==> flow/design.v <==
module HW3_FPMUL_754SP(Clk, Rst, St, FPmplier, FPmcand, Done, Ovf, Unf, FPproduct);
	input Clk, Rst, St;
	input [31:0] FPmplier, FPmcand;
	output reg [31:0] FPproduct;
	output reg Ovf, Unf, Done;
	wire [47:0] mult_out;
	wire [8:0] expo_out;		 
	reg [22:0] F;
	reg [8:0] E, E_biased;
	reg S;
	reg [1:0] state;
	assign mult_out = ({1'b1, FPmplier[22:0]}) * ({1'b1, FPmcand[22:0]});
	assign expo_out = (FPmplier[30:23] - 8'd127) + (FPmcand[30:23] - 8'd127);
	always @ (posedge Clk)	begin
		Done <= 1'b0;
		Ovf <= 1'b0;
		Unf <= 1'b0;
		if(Rst == 1'b1) begin
			state <= 2'b00;
		end
		else
		case(state)
			0: begin
				if(St == 1'b0)
					state <= 2'b00;
				else
					state <= 2'b01;
			end
			1: begin
				state <= 2'b10;
				S <= FPmplier[31] ^ FPmcand[31];
				if(FPmplier == 32'b0 || FPmcand == 32'b0) begin
					E <= 9'b0;
					E_biased <= 9'b0;
					F <= mult_out[45:23];
				end
				else if(mult_out[47] == 1'b1) begin
					E <= expo_out + 9'b1;
					E_biased <= expo_out + 9'd128;
					F <= mult_out[46:24];
				end
				else begin
					E <= expo_out;
					E_biased <= expo_out + 9'd127;
					F <= mult_out[45:23];
				end
			end
			2: begin
				state <= 2'b0;
				Done <= 1'b1;
				if(E_biased > 8'b11111110)
					Ovf <= 1'b1;
				if(E_biased < 8'b00000001)
					Unf <= 1'b1;
				FPproduct <= {S, E_biased[7:0], F};
			end
			default: begin
				if(St == 1'b0)
					state <= 2'b00;
				else
					state <= 2'b01;
			end
		endcase
	end
endmodule
* From RTL to reports: HW3_FPMUL_754SP
What the tools print for HW3_FPMUL_754SP, step after step. Lines are those of the file above, counted from 1. Operators carry their Yosys type and port widths (W data, S select, Z words). Cell names lack the library's common part. Not given: -
Design: design top HW3_FPMUL_754SP, clock port Clk, cell library sky130hd, corner tt_025C_1v80

* After elaboration
Yosys after proc, flatten, opt, wreduce and memory -nomap, before mapping. Enables and synchronous resets that opt folds into registers are not counted as muxes. Memory bits, and registers merged into a memory's read port (data or address), are not among the register bits. Print and check cells are not counted. Equal cells are merged and count once.
Cells by class: add/sub/neg operators 5, multiply operators 1, magnitude comparators 2, eq/ne operators 2, muxes and demuxes 8, bitwise logic cells 3, reduce/logical cells 6
Operator list (count):
- $mul A24 B24 Y48 | 1
- $logic_not A32 Y1 | 2
- $mux W23 | 2
- $sub A8 B7 Y9 const B | 2
- $lt A9 B1 Y1 const B | 1
- $add A9 B7 Y9 const B | 1
- $add A9 B8 Y9 const B | 1
- $gt A9 B8 Y1 const B | 1
- $add A9 B9 Y9 | 1
- $mux W9 | 1
- $reduce_and A2 Y1 | 2
- $pmux W2 S2 | 1
- $mux W1 | 4
- $not A1 Y1 | 2
- $eq A2 B1 Y1 const B | 1
- $eq A2 B2 Y1 const B | 1
- $reduce_or A2 Y1 | 1
- $xor A1 B1 Y1 | 1
- $logic_or A1 B1 Y1 | 1
Bit counts: bits in registers 70, input bits 67, word-level cells 35

* Longest topological paths
Depth = most cells in a row (Yosys ltp): at word level without a register or memory, in the mapped netlist without a sequential cell, where the memories' decode and read muxes count.
Depth: depth after elaboration 4, ABC_AREA 1, depth in mapped cells 34, mapped depth without buffers 32

* Mapped cells and area
The flow's flattened synthesis, as Yosys stat reports it; memories are mapped. The netlist is that of the ABC_AREA named above (0 if unset); the other value can give another one.
Cell types:
- fa_1 | count 482, total area 9.65E+03 µm²
- inv_1 | count 968, total area 3.63E+03 µm²
- nand2_1 | count 873, total area 3.28E+03 µm²
- ha_1 | count 185, total area 2314.72 µm²
- edfxtp_1 | count 65, total area 1.95E+03 µm²
- clkbuf_1 | count 105, total area 394.128 µm²
- nor2_1 | count 89, total area 334.07 µm²
- nand3_1 | count 54, total area 270.259 µm²
- a21oi_1 | count 48, total area 240.23 µm²
- xor2_1 | count 15, total area 131.376 µm²
- nor4_1 | count 20, total area 125.12 µm²
- dfxtp_1 | count 6, total area 120.115 µm²
- o21bai_1 | count 16, total area 120.115 µm²
- nand4_1 | count 18, total area 112.608 µm²
- a21oi_2 | count 12, total area 105.101 µm²
- nand2_2 | count 15, total area 93.84 µm²
- nor2_4 | count 6, total area 67.565 µm²
- o21ai_0 | count 13, total area 65.062 µm²
Not listed: further types 17, cells in them 59.
Mapped netlist: standard cells after synthesis 3049, chip area (Yosys) 23406.2 µm², sequential part of the area 2072.0 µm², mapped flip-flops 71

* Timing after synthesis
Path of least setup slack by OpenSTA after synthesis, without wires, with an ideal clock, recovery checks aside; 20% of the period is set as input and as output delay. Where synthesis merged equal registers, the netlist keeps one of their names.
Path post-synthesis: kind input to register, start in FPmcand[3], end reg F[10], clock period 8.6 ns, input delay 1.720 ns, setup time 0.252 ns, time at the first pin 1.720 ns, arrival 7.579 ns, required time 8.348 ns, path slack 0.769 ns, delay of the path 6.111 ns, driving pins on the path 32, path buffers 3, synthesis period reached 7.831 ns
"delay of the path" is the arrival time less input delay plus setup time. "driving pins on the path" counts driving pins, that of a launching flip-flop among them; a cell with two outputs on the path counts twice. "synthesis period reached" is the clock period less the worst setup slack; recovery checks do not enter. This is arithmetic on one report: input and output delays are still those of the set period (20% each). The rows between start and end are the longest chain of elaborated cells between them; the timing report does not say that the signal goes this way. Where chains are equally long, one stands for them. A line is the first line of the expression or statement that the cell stems from. Yosys adds cells for indexed reads and writes and turns some case tables into memories. At most two assigning lines are given for a register; there are more.
On the way, post-synthesis: path through clkbuf_1 > clkbuf_1 > nand2_1 > fa_1 > inv_1 > fa_1 > inv_1 > fa_1 > inv_1 > fa_1 > inv_1 > fa_1 > inv_1 > fa_1 > inv_1 > fa_1 > inv_1 > ha_1 > nand2_1 > nor2_1 > inv_1 > nor2_2 > nand2_1 > nor2_2 > nand2_2 > nand3_2 > nand2_2 > nand2_4 > nand2_4 > buf_6 > nand2_1 > nand2_1, length of the longest elaborated chain 3, elaborated cells between the ends (all ways) 5, RTL lines with such cells 3, those cells by class mul: 1; mux: 2; reduce/logical: 2
RTL lines, path post-synthesis:
- start, declared | line 3 | input [31:0] FPmplier, FPmcand;
- $mul A24 B24 Y48 | line 12 | assign mult_out = ({1'b1, FPmplier[22:0]}) * ({1'b1, FPmcand[22:0]});
- $mux W23 | line 37 | else if(mult_out[47] == 1'b1) begin
- $mux W23 | line 32 | if(FPmplier == 32'b0 || FPmcand == 32'b0) begin
- end, assigned | line 35 | F <= mult_out[45:23];
- end, assigned | line 40 | F <= mult_out[46:24];
- end, declared | line 8 | reg [22:0] F;

* Timing after layout
Path of least setup slack in the final report of run 1 (OpenROAD, finished layout, wires in). Where an end is a register, its clock arrival counts in the times.
Path after layout: kind input to register, start in FPmplier[7], end reg F[1], clock period 8.6 ns, input delay 1.72 ns, setup time 0.26 ns, time at the first pin 1.72 ns, arrival 8.19 ns, required time 8.67 ns, path slack 0.48 ns, driving pins on the path 25, path buffers 3
The rows between start and end are the longest chain of elaborated cells between them; the timing report does not say that the signal goes this way. Where chains are equally long, one stands for them. At most two assigning lines are given for a register; there are more.
On the way, after layout: path through clkdlybuf4s50_1 > buf_4 > nand2_1 > fa_1 > inv_1 > fa_1 > fa_1 > fa_1 > fa_1 > fa_1 > inv_1 > fa_1 > inv_1 > ha_1 > a21oi_1 > nand2_1 > a21oi_2 > nand2_1 > nand2_1 > nand3_2 > nand2_1 > nand2_2 > nor2_4 > buf_12 > o21ai_1, length of the longest elaborated chain 3, elaborated cells between the ends (all ways) 5, RTL lines with such cells 3, those cells by class mul: 1; mux: 2; reduce/logical: 2
RTL lines, path after layout:
- start, declared | line 3 | input [31:0] FPmplier, FPmcand;
- $mul A24 B24 Y48 | line 12 | assign mult_out = ({1'b1, FPmplier[22:0]}) * ({1'b1, FPmcand[22:0]});
- $mux W23 | line 37 | else if(mult_out[47] == 1'b1) begin
- $mux W23 | line 32 | if(FPmplier == 32'b0 || FPmcand == 32'b0) begin
- end, assigned | line 35 | F <= mult_out[45:23];
- end, assigned | line 40 | F <= mult_out[46:24];
- end, declared | line 8 | reg [22:0] F;

--- measured runs ---
Stored flow runs of HW3_FPMUL_754SP (3 of them; Yosys, OpenROAD, sky130hd). They differ in their settings and are not a sequence. Constraints: input delay and output delay 20% of the set period each, output load 0.01 pF.
"clock period achieved": clock period set for the run, less the worst setup slack. It is reckoned from that one timing run; input and output delays stay at 20% of the period that was set.
"time on the worst setup path" is the time allowed to the run's worst setup path (the clock period less input and output delay, where it has them) less its slack. Clock arrival times count: a late capture clock shortens it, a late launch clock lengthens it.

[run 1] flow files
==> flow/run.sh <==
#!/bin/bash
# the make line also repeats the synthesis and layout settings of config.mk as NAME=value (left out here)
make -C /OpenROAD-flow-scripts/flow DESIGN_CONFIG=/design/flow/config.mk WORK_HOME=/design/flow/orfs CLKGATE_MAP_FILE= finish
==> flow/config.mk <==
export PLATFORM = sky130hd
export DESIGN_NAME = HW3_FPMUL_754SP
export DESIGN_NICKNAME = HW3_FPMUL_754SP
export VERILOG_FILES = /design/flow/design.v
export SDC_FILE = /design/flow/constraint.sdc
export NUM_CORES = 4
export LEC_CHECK = 0
export ABC_AREA = 1
export CAP_MARGIN = 20
export CORE_MARGIN = 2
export CORE_UTILIZATION = 40
export CTS_CLUSTER_DIAMETER = 170
export SLEW_MARGIN = 20
==> flow/constraint.sdc <==
create_clock -name core_clock -period 8.6 [get_ports {Clk}]
set_input_delay 1.7200 -clock core_clock [delete_from_list [all_inputs] [get_ports {Clk}]]
set_output_delay 1.7200 -clock core_clock [all_outputs]
set_load 0.01 [all_outputs]

[run 1] result: clock period achieved 8.122 ns; time on the worst setup path 6.40 ns; kind of the worst setup path input to register; utilization in the final report 0.456; chip area after synthesis (Yosys) 23406.2 µm²; total negative setup slack 0.000 ns; area of the die 60466.8 µm²; setup slack of the critical path 0.478 ns; standard-cell area after layout 26346.5 µm²; worst-case hold slack 0.422 ns

[run 2] flow files
==> flow/run.sh <==
#!/bin/bash
# the make line also repeats the synthesis and layout settings of config.mk as NAME=value (left out here)
make -C /OpenROAD-flow-scripts/flow DESIGN_CONFIG=/design/flow/config.mk WORK_HOME=/design/flow/orfs CLKGATE_MAP_FILE= finish
==> flow/config.mk <==
export PLATFORM = sky130hd
export DESIGN_NAME = HW3_FPMUL_754SP
export DESIGN_NICKNAME = HW3_FPMUL_754SP
export VERILOG_FILES = /design/flow/design.v
export SDC_FILE = /design/flow/constraint.sdc
export NUM_CORES = 4
export LEC_CHECK = 0
export CAP_MARGIN = 20
export CORE_MARGIN = 2
export CORE_UTILIZATION = 57
export GPL_ROUTABILITY_DRIVEN = 0
export MIN_ROUTING_LAYER = met1
export PLACE_DENSITY_LB_ADDON = 0.2
export SETUP_SLACK_MARGIN = 1.95
export SLEW_MARGIN = 40
export TNS_END_PERCENT = 35
==> flow/constraint.sdc <==
create_clock -name core_clock -period 10.8 [get_ports {Clk}]
set_input_delay 2.1600 -clock core_clock [delete_from_list [all_inputs] [get_ports {Clk}]]
set_output_delay 2.1600 -clock core_clock [all_outputs]
set_load 0.01 [all_outputs]

[run 2] result: clock period achieved 8.759 ns; time on the worst setup path 6.60 ns; kind of the worst setup path input to register; utilization in the final report 0.661; chip area after synthesis (Yosys) 21753.4 µm²; total negative setup slack 0.000 ns; area of the die 39742.4 µm²; setup slack of the critical path 2.041 ns; standard-cell area after layout 24880.1 µm²; worst-case hold slack 0.420 ns

[run 3] flow files
==> flow/run.sh <==
#!/bin/bash
# the make line also repeats the synthesis and layout settings of config.mk as NAME=value (left out here)
make -C /OpenROAD-flow-scripts/flow DESIGN_CONFIG=/design/flow/config.mk WORK_HOME=/design/flow/orfs CLKGATE_MAP_FILE= finish
==> flow/config.mk <==
export PLATFORM = sky130hd
export DESIGN_NAME = HW3_FPMUL_754SP
export DESIGN_NICKNAME = HW3_FPMUL_754SP
export VERILOG_FILES = /design/flow/design.v
export SDC_FILE = /design/flow/constraint.sdc
export NUM_CORES = 4
export LEC_CHECK = 0
export CAP_MARGIN = 20
export CORE_MARGIN = 2
export CORE_UTILIZATION = 69
export SLEW_MARGIN = 20
==> flow/constraint.sdc <==
create_clock -name core_clock -period 8.51 [get_ports {Clk}]
set_input_delay 1.7020 -clock core_clock [delete_from_list [all_inputs] [get_ports {Clk}]]
set_output_delay 1.7020 -clock core_clock [all_outputs]
set_load 0.01 [all_outputs]

[run 3] result: clock period achieved 8.635 ns; time on the worst setup path 6.93 ns; kind of the worst setup path input to register; utilization in the final report 0.869; chip area after synthesis (Yosys) 21753.4 µm²; total negative setup slack -0.727 ns; area of the die 32962.2 µm²; setup slack of the critical path -0.125 ns; standard-cell area after layout 27217.4 µm²; worst-case hold slack 0.417 ns
--- end ---
